==> flow/design.v <==
module coeff_selector #(
    parameter TAP_WIDTH      = 32,
    parameter FF_TAP_COUNT   = 4,
    parameter FB_TAP_COUNT   = 3,
    parameter NUM_LP_FILTERS   = 20
)
(
    input  logic [8:0]           filter_index,   
    output logic [FF_TAP_COUNT*TAP_WIDTH-1:0]   B_flat,        
    output logic [FB_TAP_COUNT*TAP_WIDTH-1:0]   A_flat         
);
    logic signed [TAP_WIDTH-1:0] mem [0:NUM_LP_FILTERS*2*FF_TAP_COUNT-1];
    initial begin
        mem[0*8+0*4+0] = 2;
        mem[0*8+0*4+1] = 6;
        mem[0*8+0*4+2] = 6;
        mem[0*8+0*4+3] = 2;
        mem[0*8+1*4+0] = -22432;
        mem[0*8+1*4+1] = 20560;
        mem[0*8+1*4+2] = -6303;
        mem[0*8+1*4+3] = 0;
        mem[1*8+0*4+0] = 14;
        mem[1*8+0*4+1] = 43;
        mem[1*8+0*4+2] = 43;
        mem[1*8+0*4+3] = 14;
        mem[1*8+1*4+0] = -20298;
        mem[1*8+1*4+1] = 17066;
        mem[1*8+1*4+2] = -4845;
        mem[1*8+1*4+3] = 0;
        mem[2*8+0*4+0] = 43;
        mem[2*8+0*4+1] = 130;
        mem[2*8+0*4+2] = 130;
        mem[2*8+0*4+3] = 43;
        mem[2*8+1*4+0] = -18179;
        mem[2*8+1*4+1] = 14050;
        mem[2*8+1*4+2] = -3715;
        mem[2*8+1*4+3] = 0;
        mem[3*8+0*4+0] = 92;
        mem[3*8+0*4+1] = 278;
        mem[3*8+0*4+2] = 278;
        mem[3*8+0*4+3] = 92;
        mem[3*8+1*4+0] = -16080;
        mem[3*8+1*4+1] = 11468;
        mem[3*8+1*4+2] = -2837;
        mem[3*8+1*4+3] = 0;
        mem[4*8+0*4+0] = 164;
        mem[4*8+0*4+1] = 493;
        mem[4*8+0*4+2] = 493;
        mem[4*8+0*4+3] = 164;
        mem[4*8+1*4+0] = -14004;
        mem[4*8+1*4+1] = 9282;
        mem[4*8+1*4+2] = -2154;
        mem[4*8+1*4+3] = 0;
        mem[5*8+0*4+0] = 259;
        mem[5*8+0*4+1] = 778;
        mem[5*8+0*4+2] = 778;
        mem[5*8+0*4+3] = 259;
        mem[5*8+1*4+0] = -11952;
        mem[5*8+1*4+1] = 7457;
        mem[5*8+1*4+2] = -1620;
        mem[5*8+1*4+3] = 0;
        mem[6*8+0*4+0] = 378;
        mem[6*8+0*4+1] = 1136;
        mem[6*8+0*4+2] = 1136;
        mem[6*8+0*4+3] = 378;
        mem[6*8+1*4+0] = -9922;
        mem[6*8+1*4+1] = 5962;
        mem[6*8+1*4+2] = -1201;
        mem[6*8+1*4+3] = 0;
        mem[7*8+0*4+0] = 523;
        mem[7*8+0*4+1] = 1569;
        mem[7*8+0*4+2] = 1569;
        mem[7*8+0*4+3] = 523;
        mem[7*8+1*4+0] = -7911;
        mem[7*8+1*4+1] = 4773;
        mem[7*8+1*4+2] = -868;
        mem[7*8+1*4+3] = 0;
        mem[8*8+0*4+0] = 692;
        mem[8*8+0*4+1] = 2078;
        mem[8*8+0*4+2] = 2078;
        mem[8*8+0*4+3] = 692;
        mem[8*8+1*4+0] = -5918;
        mem[8*8+1*4+1] = 3868;
        mem[8*8+1*4+2] = -599;
        mem[8*8+1*4+3] = 0;
        mem[9*8+0*4+0] = 888;
        mem[9*8+0*4+1] = 2666;
        mem[9*8+0*4+2] = 2666;
        mem[9*8+0*4+3] = 888;
        mem[9*8+1*4+0] = -3937;
        mem[9*8+1*4+1] = 3232;
        mem[9*8+1*4+2] = -376;
        mem[9*8+1*4+3] = 0;
        mem[10*8+0*4+0] = 1112;
        mem[10*8+0*4+1] = 3337;
        mem[10*8+0*4+2] = 3337;
        mem[10*8+0*4+3] = 1112;
        mem[10*8+1*4+0] = -1966;
        mem[10*8+1*4+1] = 2855;
        mem[10*8+1*4+2] = -181;
        mem[10*8+1*4+3] = 0;
        mem[11*8+0*4+0] = 1365;
        mem[11*8+0*4+1] = 4095;
        mem[11*8+0*4+2] = 4095;
        mem[11*8+0*4+3] = 1365;
        mem[11*8+1*4+0] = -0;
        mem[11*8+1*4+1] = 2730;
        mem[11*8+1*4+2] = -0;
        mem[11*8+1*4+3] = 0;
        mem[12*8+0*4+0] = 1649;
        mem[12*8+0*4+1] = 4948;
        mem[12*8+0*4+2] = 4948;
        mem[12*8+0*4+3] = 1649;
        mem[12*8+1*4+0] = 1966;
        mem[12*8+1*4+1] = 2855;
        mem[12*8+1*4+2] = 181;
        mem[12*8+1*4+3] = 0;
        mem[13*8+0*4+0] = 1967;
        mem[13*8+0*4+1] = 5901;
        mem[13*8+0*4+2] = 5901;
        mem[13*8+0*4+3] = 1967;
        mem[13*8+1*4+0] = 3937;
        mem[13*8+1*4+1] = 3232;
        mem[13*8+1*4+2] = 376;
        mem[13*8+1*4+3] = 0;
        mem[14*8+0*4+0] = 2322;
        mem[14*8+0*4+1] = 6966;
        mem[14*8+0*4+2] = 6966;
        mem[14*8+0*4+3] = 2322;
        mem[14*8+1*4+0] = 5918;
        mem[14*8+1*4+1] = 3868;
        mem[14*8+1*4+2] = 599;
        mem[14*8+1*4+3] = 0;
        mem[15*8+0*4+0] = 2718;
        mem[15*8+0*4+1] = 8154;
        mem[15*8+0*4+2] = 8154;
        mem[15*8+0*4+3] = 2718;
        mem[15*8+1*4+0] = 7911;
        mem[15*8+1*4+1] = 4773;
        mem[15*8+1*4+2] = 868;
        mem[15*8+1*4+3] = 0;
        mem[16*8+0*4+0] = 3159;
        mem[16*8+0*4+1] = 9479;
        mem[16*8+0*4+2] = 9479;
        mem[16*8+0*4+3] = 3159;
        mem[16*8+1*4+0] = 9922;
        mem[16*8+1*4+1] = 5962;
        mem[16*8+1*4+2] = 1201;
        mem[16*8+1*4+3] = 0;
        mem[17*8+0*4+0] = 3652;
        mem[17*8+0*4+1] = 10958;
        mem[17*8+0*4+2] = 10958;
        mem[17*8+0*4+3] = 3652;
        mem[17*8+1*4+0] = 11952;
        mem[17*8+1*4+1] = 7457;
        mem[17*8+1*4+2] = 1620;
        mem[17*8+1*4+3] = 0;
        mem[18*8+0*4+0] = 4204;
        mem[18*8+0*4+1] = 12612;
        mem[18*8+0*4+2] = 12612;
        mem[18*8+0*4+3] = 4204;
        mem[18*8+1*4+0] = 14004;
        mem[18*8+1*4+1] = 9282;
        mem[18*8+1*4+2] = 2154;
        mem[18*8+1*4+3] = 0;
        mem[19*8+0*4+0] = 4822;
        mem[19*8+0*4+1] = 14467;
        mem[19*8+0*4+2] = 14467;
        mem[19*8+0*4+3] = 4822;
        mem[19*8+1*4+0] = 16080;
        mem[19*8+1*4+1] = 11468;
        mem[19*8+1*4+2] = 2837;
        mem[19*8+1*4+3] = 0;
    end
    always_comb begin
        B_flat = '0;
        A_flat = '0;
        if (filter_index < NUM_LP_FILTERS) begin
            B_flat[0*TAP_WIDTH +: TAP_WIDTH] = mem[filter_index*8+0*4+0];
            B_flat[1*TAP_WIDTH +: TAP_WIDTH] = mem[filter_index*8+0*4+1];
            B_flat[2*TAP_WIDTH +: TAP_WIDTH] = mem[filter_index*8+0*4+2];
            B_flat[3*TAP_WIDTH +: TAP_WIDTH] = mem[filter_index*8+0*4+3];
            A_flat[0*TAP_WIDTH +: TAP_WIDTH] = mem[filter_index*8+1*4+0];
            A_flat[1*TAP_WIDTH +: TAP_WIDTH] = mem[filter_index*8+1*4+1];
            A_flat[2*TAP_WIDTH +: TAP_WIDTH] = mem[filter_index*8+1*4+2];
        end
    end
endmodule
module iir_filter 
#(
    parameter DATA_IN_WIDTH  = 16,
    parameter DATA_OUT_WIDTH = 32,
    parameter TAP_WIDTH      = 16,
    parameter FF_TAP_COUNT   = 4,
    parameter FB_TAP_COUNT   = 3
)
(
    input  wire                               clk,
    input  wire                               reset_n,
    input  wire   signed [DATA_IN_WIDTH-1:0]  data_in,
    output wire    signed [DATA_OUT_WIDTH-1:0] data_out,
    input  wire   [FF_TAP_COUNT*TAP_WIDTH-1:0] B_flat,
    input  wire   [FB_TAP_COUNT*TAP_WIDTH-1:0] A_flat
);
    reg signed [DATA_IN_WIDTH-1:0] x_delay [0:FF_TAP_COUNT-2];
    reg signed [DATA_OUT_WIDTH-1:0] y_delay [0:FF_TAP_COUNT-2];
    wire signed [DATA_OUT_WIDTH-1:0] w_product_a [0:FB_TAP_COUNT-1];
    wire signed [DATA_OUT_WIDTH-1:0] w_product_b [0:FF_TAP_COUNT-1];
    integer i, j;
    wire signed [DATA_OUT_WIDTH-1:0] sum;
    reg signed [DATA_IN_WIDTH-1:0] r_x;
    reg signed [DATA_OUT_WIDTH-1:0] data_out_reg;
    wire signed [TAP_WIDTH-1:0] B [0:FF_TAP_COUNT-1] ;
    wire signed [TAP_WIDTH-1:0] A [0:FB_TAP_COUNT-1] ;
    generate
        genvar k;
        for (k = 0; k < FF_TAP_COUNT; k = k + 1) begin : b_unpack
            assign B[k] = B_flat[k*TAP_WIDTH +: TAP_WIDTH];
        end
        for (k = 0; k < FB_TAP_COUNT; k = k + 1) begin : a_unpack
            assign A[k] = A_flat[k*TAP_WIDTH +: TAP_WIDTH];
        end
    endgenerate
    always @(posedge clk or negedge reset_n) begin
        if (!reset_n) begin
            for (i = 0; i < FF_TAP_COUNT-1; i = i + 1)
                x_delay[i] <= 0;
            for (j = 0; j < FF_TAP_COUNT-1; j = j + 1)
                y_delay[j] <= 0;
            r_x <= 0;
            data_out_reg <= 0;
        end else begin
            r_x <= data_in;
            for (i = 1; i < FF_TAP_COUNT-1; i = i + 1)
                x_delay[i] <= x_delay[i-1];
            x_delay[0] <= r_x;
            for (j = 1; j < FF_TAP_COUNT-1; j = j + 1)
                y_delay[j] <= y_delay[j-1];
            y_delay[0] <= sum >>> TAP_WIDTH-3;
            data_out_reg <= sum >>> TAP_WIDTH-3;
        end
    end
    generate
		 genvar o;
		 for (o = 0; o < FB_TAP_COUNT; o = o + 1) begin : a_loop
		 assign w_product_a[o] = (-(A[o]) * y_delay[o]);
		 end
    endgenerate
    generate
		 genvar c;
		 for (c = 1; c < FF_TAP_COUNT; c = c + 1) begin : b_loop
		 assign w_product_b[c] = B[c] * x_delay[c-1];
		 end
    endgenerate
    assign w_product_b[0] = B[0] * r_x;
    wire signed [DATA_OUT_WIDTH-1:0] sum_a = w_product_a[0]+w_product_a[1]+w_product_a[2];
    wire signed [DATA_OUT_WIDTH-1:0] sum_b = w_product_b[0]+w_product_b[1]+w_product_b[2]+w_product_b[3];
    assign sum = sum_a + sum_b;
    assign data_out = data_out_reg;
endmodule
module iir_variable_filter
#(
    parameter DATA_IN_WIDTH  = 16,
    parameter DATA_OUT_WIDTH = 32,
    parameter TAP_WIDTH      = 16,
    parameter FF_TAP_COUNT   = 4,
    parameter FB_TAP_COUNT   = 3,
    parameter NUM_LP_FILTERS = 20
)
(
    input  wire                               clk,
    input  wire                               reset_n,
    input  wire        [8:0]                  filter_index,
    input  wire signed [DATA_IN_WIDTH-1:0]    data_in,
    output wire signed [DATA_OUT_WIDTH-1:0]   data_out
);
    wire [FF_TAP_COUNT*TAP_WIDTH-1:0] B_flat;
    wire [FB_TAP_COUNT*TAP_WIDTH-1:0] A_flat;
    coeff_selector #(
        .TAP_WIDTH(TAP_WIDTH),
        .FF_TAP_COUNT(FF_TAP_COUNT),
        .FB_TAP_COUNT(FB_TAP_COUNT),
        .NUM_LP_FILTERS(NUM_LP_FILTERS)
    ) coeff_sel (
        .filter_index(filter_index),
        .B_flat(B_flat),
        .A_flat(A_flat)
    );
    iir_filter #(
        .DATA_IN_WIDTH(DATA_IN_WIDTH),
        .DATA_OUT_WIDTH(DATA_OUT_WIDTH),
        .TAP_WIDTH(TAP_WIDTH),
        .FF_TAP_COUNT(FF_TAP_COUNT),
        .FB_TAP_COUNT(FB_TAP_COUNT)
    ) IIR (
        .clk(clk),
        .reset_n(reset_n),
        .data_in(data_in),
        .data_out(data_out),
        .B_flat(B_flat),
        .A_flat(A_flat)
    );
endmodule
Ticket comment

[From RTL to reports: iir_variable_filter]
Tool output for the design above before and after an edit, in the order of the flow.
"unedited" refers to lines of the RTL above, "edited" to lines of the edited file.
"difference" is "edited" less "unedited", of the values as shown; "rel. change" is that difference over "unedited", in percent.
Operators carry their Yosys type and port widths (W data, S select, Z words).
Library cell names are shortened.
The mark - stands for no value.
Set-up
  top: iir_variable_filter
  clock: clk
  standard-cell library: sky130hd
  library corner: tt_025C_1v80

[The edit]
The edit as a unified diff against the file above.
A script made this edit. It changes what the design does and was not meant as an optimisation.
begin of diff
@@ -256,5 +256,7 @@
     wire signed [DATA_OUT_WIDTH-1:0] sum_a = w_product_a[0]+w_product_a[1]+w_product_a[2];
     wire signed [DATA_OUT_WIDTH-1:0] sum_b = w_product_b[0]+w_product_b[1]+w_product_b[2]+w_product_b[3];
-    assign sum = sum_a + sum_b;
+    reg signed [DATA_OUT_WIDTH-1:0] sum_p1;
+    always @(posedge clk) sum_p1 <= sum_a + sum_b;
+    assign sum = sum_p1;
     assign data_out = data_out_reg;
 endmodule
end of diff

[Word level]
Counts by Yosys on the flattened word-level netlist (proc, flatten, opt, wreduce). Print and check cells are left out. Cells with the same type and inputs are merged into one.
Memory sizes are those after Yosys's memory passes, which may raise the word count (mostly to a power of two), join words into wider ones and drop unused or constant bits.
Cells by class
  add/subtract/negate cells: unedited 15, edited 15, difference 0, rel. change 0.00%
  multiply operators: unedited 7, edited 7, difference 0, rel. change 0.00%
  $lt $le $gt $ge: unedited 1, edited 1, difference 0, rel. change 0.00%
  mux-type cells: unedited 7, edited 7, difference 0, rel. change 0.00%
Operator kinds equal on both sides are left out: 9.
Storage and ports
  bits in registers: unedited 121, edited 153, difference +32, rel. change +26.45%
  bits in read-only memories: unedited 2560, edited 2560, difference 0, rel. change 0.00%
  memories: unedited 1, edited 1, difference 0, rel. change 0.00%
  input bits: unedited 27, edited 27, difference 0, rel. change 0.00%
Memory list
  shape (words x width / read and write ports): unedited coeff_sel.mem 160x16 r7 w0, edited coeff_sel.mem 160x16 r7 w0

[Longest topological paths]
Depth = most cells in a row (Yosys ltp): at word level without a register or memory, in the mapped netlist without a sequential cell, where the memories' decode and read muxes count.
Depth
  depth in word-level cells: unedited 7, edited 7, difference 0, rel. change 0.00%
  ABC_AREA: unedited 0, edited 0
  gate-level depth with buffers: unedited 49, edited 50, difference +1, rel. change +2.04%
  gate-level depth less buffers: unedited 47, edited 45, difference -2, rel. change -4.26%

[Netlist]
Yosys stat after the flow's synthesis: flattened, memories mapped to cells. It holds for the ABC_AREA given above (unset counts as 0); a run with the other value may have another netlist.
Synthesis totals
  standard cells after synthesis: unedited 8032, edited 8100, difference +68, rel. change +0.85%
  mapped area (um^2): unedited 74615.3, edited 75311.0, difference +695.7, rel. change +0.93%
  sequential part of the area (um^2): unedited 3027.9, edited 3408.3, difference +380.4, rel. change +12.56%
  flip-flop cells: unedited 121, edited 140, difference +19, rel. change +15.70%
  buffer cells: unedited 388, edited 390, difference +2, rel. change +0.52%
Cells by type
  dfxtp_1: unedited 0, edited 19, difference +19
  nor2_1: unedited 91, edited 106, difference +15, rel. change +16.48%
  and2_1: unedited 736, edited 750, difference +14, rel. change +1.90%
  nor2b_1: unedited 60, edited 71, difference +11, rel. change +18.33%
  nor3_1: unedited 23, edited 12, difference -11, rel. change -47.83%
  a21o_1: unedited 8, edited 19, difference +11, rel. change +137.50%
  and3_1: unedited 56, edited 47, difference -9, rel. change -16.07%
  o21ai_0: unedited 44, edited 53, difference +9, rel. change +20.45%
  inv_1: unedited 2336, edited 2344, difference +8, rel. change +0.34%
  buf_6: unedited 10, edited 4, difference -6, rel. change -60.00%
  o21a_1: unedited 8, edited 14, difference +6, rel. change +75.00%
  nand2_1: unedited 1114, edited 1109, difference -5, rel. change -0.45%
  clkbuf_1: unedited 339, edited 344, difference +5, rel. change +1.47%
  nand3_1: unedited 19, edited 14, difference -5, rel. change -26.32%
  o22ai_1: unedited 8, edited 3, difference -5, rel. change -62.50%
  o21ai_1: unedited 7, edited 2, difference -5, rel. change -71.43%
  or3_1: unedited 2, edited 7, difference +5, rel. change +250.00%
  o31ai_1: unedited 4, edited 8, difference +4, rel. change +100.00%
Cell types equal on both sides are left out: 15.
The list need not be complete.
The figures by module come from a second, unflattened synthesis with its own total; it is not the netlist above.
Unflattened totals
  cells (unflattened synthesis): unedited 8801, edited 8822, difference +21, rel. change +0.24%
  area total of the unflattened synthesis (um^2): unedited 83382.5, edited 83701.5, difference +319.0, rel. change +0.38%
Each row is one instance without its submodules.
By module, unedited
  iir_filter: instances 1, cells 8393, area 80876.3 um^2, sequential area 3027.9 um^2
  coeff_selector: instances 1, cells 408, area 2506.2 um^2, sequential area 0.0 um^2
  iir_variable_filter: instances 1, cells 0, area 0.0 um^2, sequential area 0.0 um^2
By module, edited
  iir_filter: instances 1, cells 8414, area 81195.4 um^2, sequential area 3408.3 um^2
  coeff_selector: instances 1, cells 408, area 2506.2 um^2, sequential area 0.0 um^2
  iir_variable_filter: instances 1, cells 0, area 0.0 um^2, sequential area 0.0 um^2

[Timing after synthesis]
Source: OpenSTA report_checks on the synthesized netlist (no wires, ideal clock, input and output delay 20% of the period each), path of least setup slack; recovery checks are left aside. Register names are those of the netlist, which keeps one name where synthesis merged equal registers.
Path after synthesis
  path type: unedited input port to flip-flop, edited input port to flip-flop
  from: unedited input port filter_index[1], edited input port filter_index[1]
  to: unedited register IIR.y_delay[0][18], edited register IIR.sum_p1[31]
  period (ns): unedited 15.0, edited 15.0, difference 0.0, rel. change 0.00%
  input delay (ns): unedited 3.000, edited 3.000, difference 0.000, rel. change 0.00%
  setup time (ns): unedited 0.134, edited 0.072, difference -0.062
  arrival time (ns): unedited 14.491, edited 14.429, difference -0.062, rel. change -0.43%
  setup slack (ns): unedited 0.375, edited 0.499, difference +0.124
  path delay (ns): unedited 11.625, edited 11.501, difference -0.124, rel. change -1.07%
  stages: unedited 46, edited 46, difference 0, rel. change 0.00%
  synthesis period reached (ns): unedited 14.625, edited 14.501, difference -0.124, rel. change -0.85%
"path delay" = arrival - input delay + setup time.
"stages" counts driving pins, that of a launching flip-flop among them; a cell with two outputs on the path counts twice.
"synthesis period reached" = period - worst setup slack (recovery checks aside). The figure is calculated, with input and output delays left at 20% of the set period.
Between the ends stands the longest chain of elaborated cells between them, by number of cells; it is not shown to be the way that was timed. Of several equally long chains one is given.
Each line given opens the expression or statement behind the cell; cells for indexed reads and writes are added by Yosys, which also makes memories of some case tables.
A memory read counts as a cell of the chain, while the word-level depth stops at memories.
At most two assigning lines are given for a register; there are more.
On the way, after synthesis, unedited
  cell sequence: buf_2 > inv_1 > ha_1 > buf_2 > or2_4 > o311a_1 > o31ai_4 > nand3_2 > nand2b_4 > or2_4 > clkbuf_1 > clkbuf_1 > ha_1 > clkbuf_1 > nand2b_1 > fa_1 > inv_1 > fa_1 > [... 10 more ...] > fa_1 > fa_1 > inv_1 > fa_1 > inv_1 > ha_1 > a21o_1 > a21o_1 > a221oi_1 > o21ai_1 > a31oi_1 > o22ai_1 > a221o_1 > a21oi_1 > o21bai_1 > a21o_1 > a21oi_1 > xnor3_1
  cells in the longest elaborated chain: 9
RTL lines, path after synthesis, unedited
  start: declaration: line 273  | input  wire        [8:0]                  filter_index,
  $add A8 B3 Y8: line 184  | A_flat[1*TAP_WIDTH +: TAP_WIDTH] = mem[filter_index*8+1*4+1];
  $add A8 B1 Y8: line 184
  $mem_v2 Z160 W16: line 12  | logic signed [TAP_WIDTH-1:0] mem [0:NUM_LP_FILTERS*2*FF_TAP_COUNT-1];
  $mux W16: line 178  | if (filter_index < NUM_LP_FILTERS) begin
  $neg A16 Y32: line 246
  $mul A32 B19 Y32: line 246
  $add A32 B32 Y32 (2 in a row): line 256
  $add A32 B32 Y32: line 258  | assign sum = sum_a + sum_b;
  end: assignment: line 238  | y_delay[j] <= y_delay[j-1];
  end: assignment: line 239  | y_delay[0] <= sum >>> TAP_WIDTH-3;
  end: declaration: line 206  | reg signed [DATA_OUT_WIDTH-1:0] y_delay [0:FF_TAP_COUNT-2];
On the way, after synthesis, edited
  cell sequence: clkbuf_1 > inv_1 > ha_1 > clkbuf_1 > nand2b_1 > and3_1 > o41ai_2 > clkbuf_1 > clkbuf_1 > inv_1 > ha_1 > nor2b_1 > nand3b_1 > nor2_1 > xor2_1 > clkbuf_1 > nand2_1 > fa_1 > [... 10 more ...] > fa_1 > inv_1 > fa_1 > fa_1 > inv_1 > fa_1 > inv_1 > ha_1 > a21o_1 > a21o_1 > a21o_1 > a21oi_1 > o21ai_0 > a41oi_1 > a31oi_1 > and3_1 > o41ai_1 > xnor2_1
  cells in the longest elaborated chain: 9
RTL lines, path after synthesis, edited
  start: declaration: line 275  | input  wire        [8:0]                  filter_index,
  $add A8 B3 Y8: line 184  | A_flat[1*TAP_WIDTH +: TAP_WIDTH] = mem[filter_index*8+1*4+1];
  $add A8 B1 Y8: line 184
  $mem_v2 Z160 W16: line 12  | logic signed [TAP_WIDTH-1:0] mem [0:NUM_LP_FILTERS*2*FF_TAP_COUNT-1];
  $mux W16: line 178  | if (filter_index < NUM_LP_FILTERS) begin
  $neg A16 Y32: line 246
  $mul A32 B19 Y32: line 246
  $add A32 B32 Y32 (2 in a row): line 256
  $add A32 B32 Y32: line 259  | always @(posedge clk) sum_p1 <= sum_a + sum_b;
  end: assignment: line 259
  end: declaration: line 258  | reg signed [DATA_OUT_WIDTH-1:0] sum_p1;

[Path in the finished layout]
From the final timing report of each run of set A: the path of least setup slack in the routed layout; clock arrival at registers is part of the times.
Path after layout
  path type: unedited input port to flip-flop, edited input port to flip-flop
  from: unedited input port filter_index[0], edited input port filter_index[1]
  to: unedited register IIR.y_delay[0][18], edited register IIR.sum_p1[30]
  period (ns): unedited 14.7, edited 14.7, difference 0.0, rel. change 0.00%
  input delay (ns): unedited 2.94, edited 2.94, difference 0.00, rel. change 0.00%
  setup time (ns): unedited 0.12, edited 0.11, difference -0.01
  arrival time (ns): unedited 14.72, edited 14.68, difference -0.04, rel. change -0.27%
  setup slack (ns): unedited 0.41, edited 0.46, difference +0.05
  stages: unedited 42, edited 41, difference -1, rel. change -2.38%
Between the ends stands the longest chain of elaborated cells between them, by number of cells; it is not shown to be the way that was timed. Of several equally long chains one is given.
A memory read counts as a cell of the chain, while the word-level depth stops at memories.
At most two assigning lines are given for a register; there are more.
On the way, after layout, unedited
  cell sequence: clkdlybuf4s50_1 > buf_4 > buf_4 > or2_2 > a311oi_1 > buf_4 > o21ai_1 > nand2b_1 > a21o_1 > or2_4 > buf_4 > and2_4 > buf_4 > nand2_1 > fa_1 > fa_1 > inv_1 > fa_1 > [... 6 more ...] > inv_1 > fa_1 > inv_1 > fa_1 > inv_1 > fa_1 > fa_1 > xnor2_1 > xnor2_1 > xnor2_1 > xnor2_1 > xnor2_1 > xnor2_1 > xnor2_1 > buf_4 > xnor2_1 > xnor3_1 > xnor3_1
  cells in the longest elaborated chain: 9
RTL lines, path after layout, unedited
  start: declaration: line 273  | input  wire        [8:0]                  filter_index,
  $add A8 B3 Y8: line 184  | A_flat[1*TAP_WIDTH +: TAP_WIDTH] = mem[filter_index*8+1*4+1];
  $add A8 B1 Y8: line 184
  $mem_v2 Z160 W16: line 12  | logic signed [TAP_WIDTH-1:0] mem [0:NUM_LP_FILTERS*2*FF_TAP_COUNT-1];
  $mux W16: line 178  | if (filter_index < NUM_LP_FILTERS) begin
  $neg A16 Y32: line 246
  $mul A32 B19 Y32: line 246
  $add A32 B32 Y32 (2 in a row): line 256
  $add A32 B32 Y32: line 258  | assign sum = sum_a + sum_b;
  end: assignment: line 238  | y_delay[j] <= y_delay[j-1];
  end: assignment: line 239  | y_delay[0] <= sum >>> TAP_WIDTH-3;
  end: declaration: line 206  | reg signed [DATA_OUT_WIDTH-1:0] y_delay [0:FF_TAP_COUNT-2];
On the way, after layout, edited
  cell sequence: clkdlybuf4s50_1 > buf_4 > ha_1 > nor4bb_1 > a311oi_2 > a31oi_1 > nor4_1 > mux2i_1 > o22a_1 > o22ai_1 > buf_4 > and2_1 > fa_1 > fa_1 > fa_1 > inv_1 > fa_1 > inv_1 > [... 5 more ...] > inv_1 > fa_1 > fa_1 > inv_1 > fa_1 > inv_1 > ha_1 > o211ai_1 > o31ai_1 > buf_4 > a21o_1 > a41oi_1 > buf_4 > a31oi_1 > and3_1 > o21a_1 > nor2_1 > xnor2_1
  cells in the longest elaborated chain: 9
RTL lines, path after layout, edited
  start: declaration: line 275  | input  wire        [8:0]                  filter_index,
  $add A8 B3 Y8: line 184  | A_flat[1*TAP_WIDTH +: TAP_WIDTH] = mem[filter_index*8+1*4+1];
  $add A8 B1 Y8: line 184
  $mem_v2 Z160 W16: line 12  | logic signed [TAP_WIDTH-1:0] mem [0:NUM_LP_FILTERS*2*FF_TAP_COUNT-1];
  $mux W16: line 178  | if (filter_index < NUM_LP_FILTERS) begin
  $neg A16 Y32: line 246
  $mul A32 B19 Y32: line 246
  $add A32 B32 Y32 (2 in a row): line 256
  $add A32 B32 Y32: line 259  | always @(posedge clk) sum_p1 <= sum_a + sum_b;
  end: assignment: line 259
  end: declaration: line 258  | reg signed [DATA_OUT_WIDTH-1:0] sum_p1;

[Flow runs]
Both versions went through the flow (Yosys, OpenROAD) with the same settings in each pair. Constraints: input delay and output delay 20% of the set period each, output load 0.01 pF.
Flow settings, set A
  CORE_UTILIZATION: 40
  period_ns: 14.7
  CAP_MARGIN: 20
  CORE_MARGIN: 2
  SLEW_MARGIN: 20
Final reports, set A
  netlist area reported by Yosys (um^2): unedited 74615.3, edited 75311.0, difference +695.7, rel. change +0.93%
  total die area (um^2): unedited 190009.0, edited 191765.0, difference +1756.0, rel. change +0.92%
  standard-cell area after layout (um^2): unedited 82571.7, edited 81303.0, difference -1268.7, rel. change -1.54%
  utilization after routing (%): unedited 44.5, edited 43.4, difference -1.1
  smallest setup slack (ns): unedited 0.410, edited 0.457, difference +0.047
  post-route worst hold slack (ns): unedited 0.397, edited 0.309, difference -0.088
Flow settings, set B
  ABC_AREA: 1
  CORE_UTILIZATION: 68
  HOLD_SLACK_MARGIN: -0.02
  PLACE_DENSITY_LB_ADDON: 0.08
  SETUP_SLACK_MARGIN: 3.63
  period_ns: 20.2
  CAP_MARGIN: 20
  CORE_MARGIN: 2
  SLEW_MARGIN: 20
Final reports, set B
  netlist area reported by Yosys (um^2): unedited 74151.1, edited 74129.8, difference -21.3, rel. change -0.03%
  total die area (um^2): unedited 111703.0, edited 111673.0, difference -30.0, rel. change -0.03%
  standard-cell area after layout (um^2): unedited 76612.2, edited 76779.9, difference +167.7, rel. change +0.22%
  utilization after routing (%): unedited 70.6, edited 70.7, difference +0.1
  smallest setup slack (ns): unedited 4.150, edited 3.857, difference -0.293
  post-route worst hold slack (ns): unedited 0.371, edited 0.329, difference -0.042
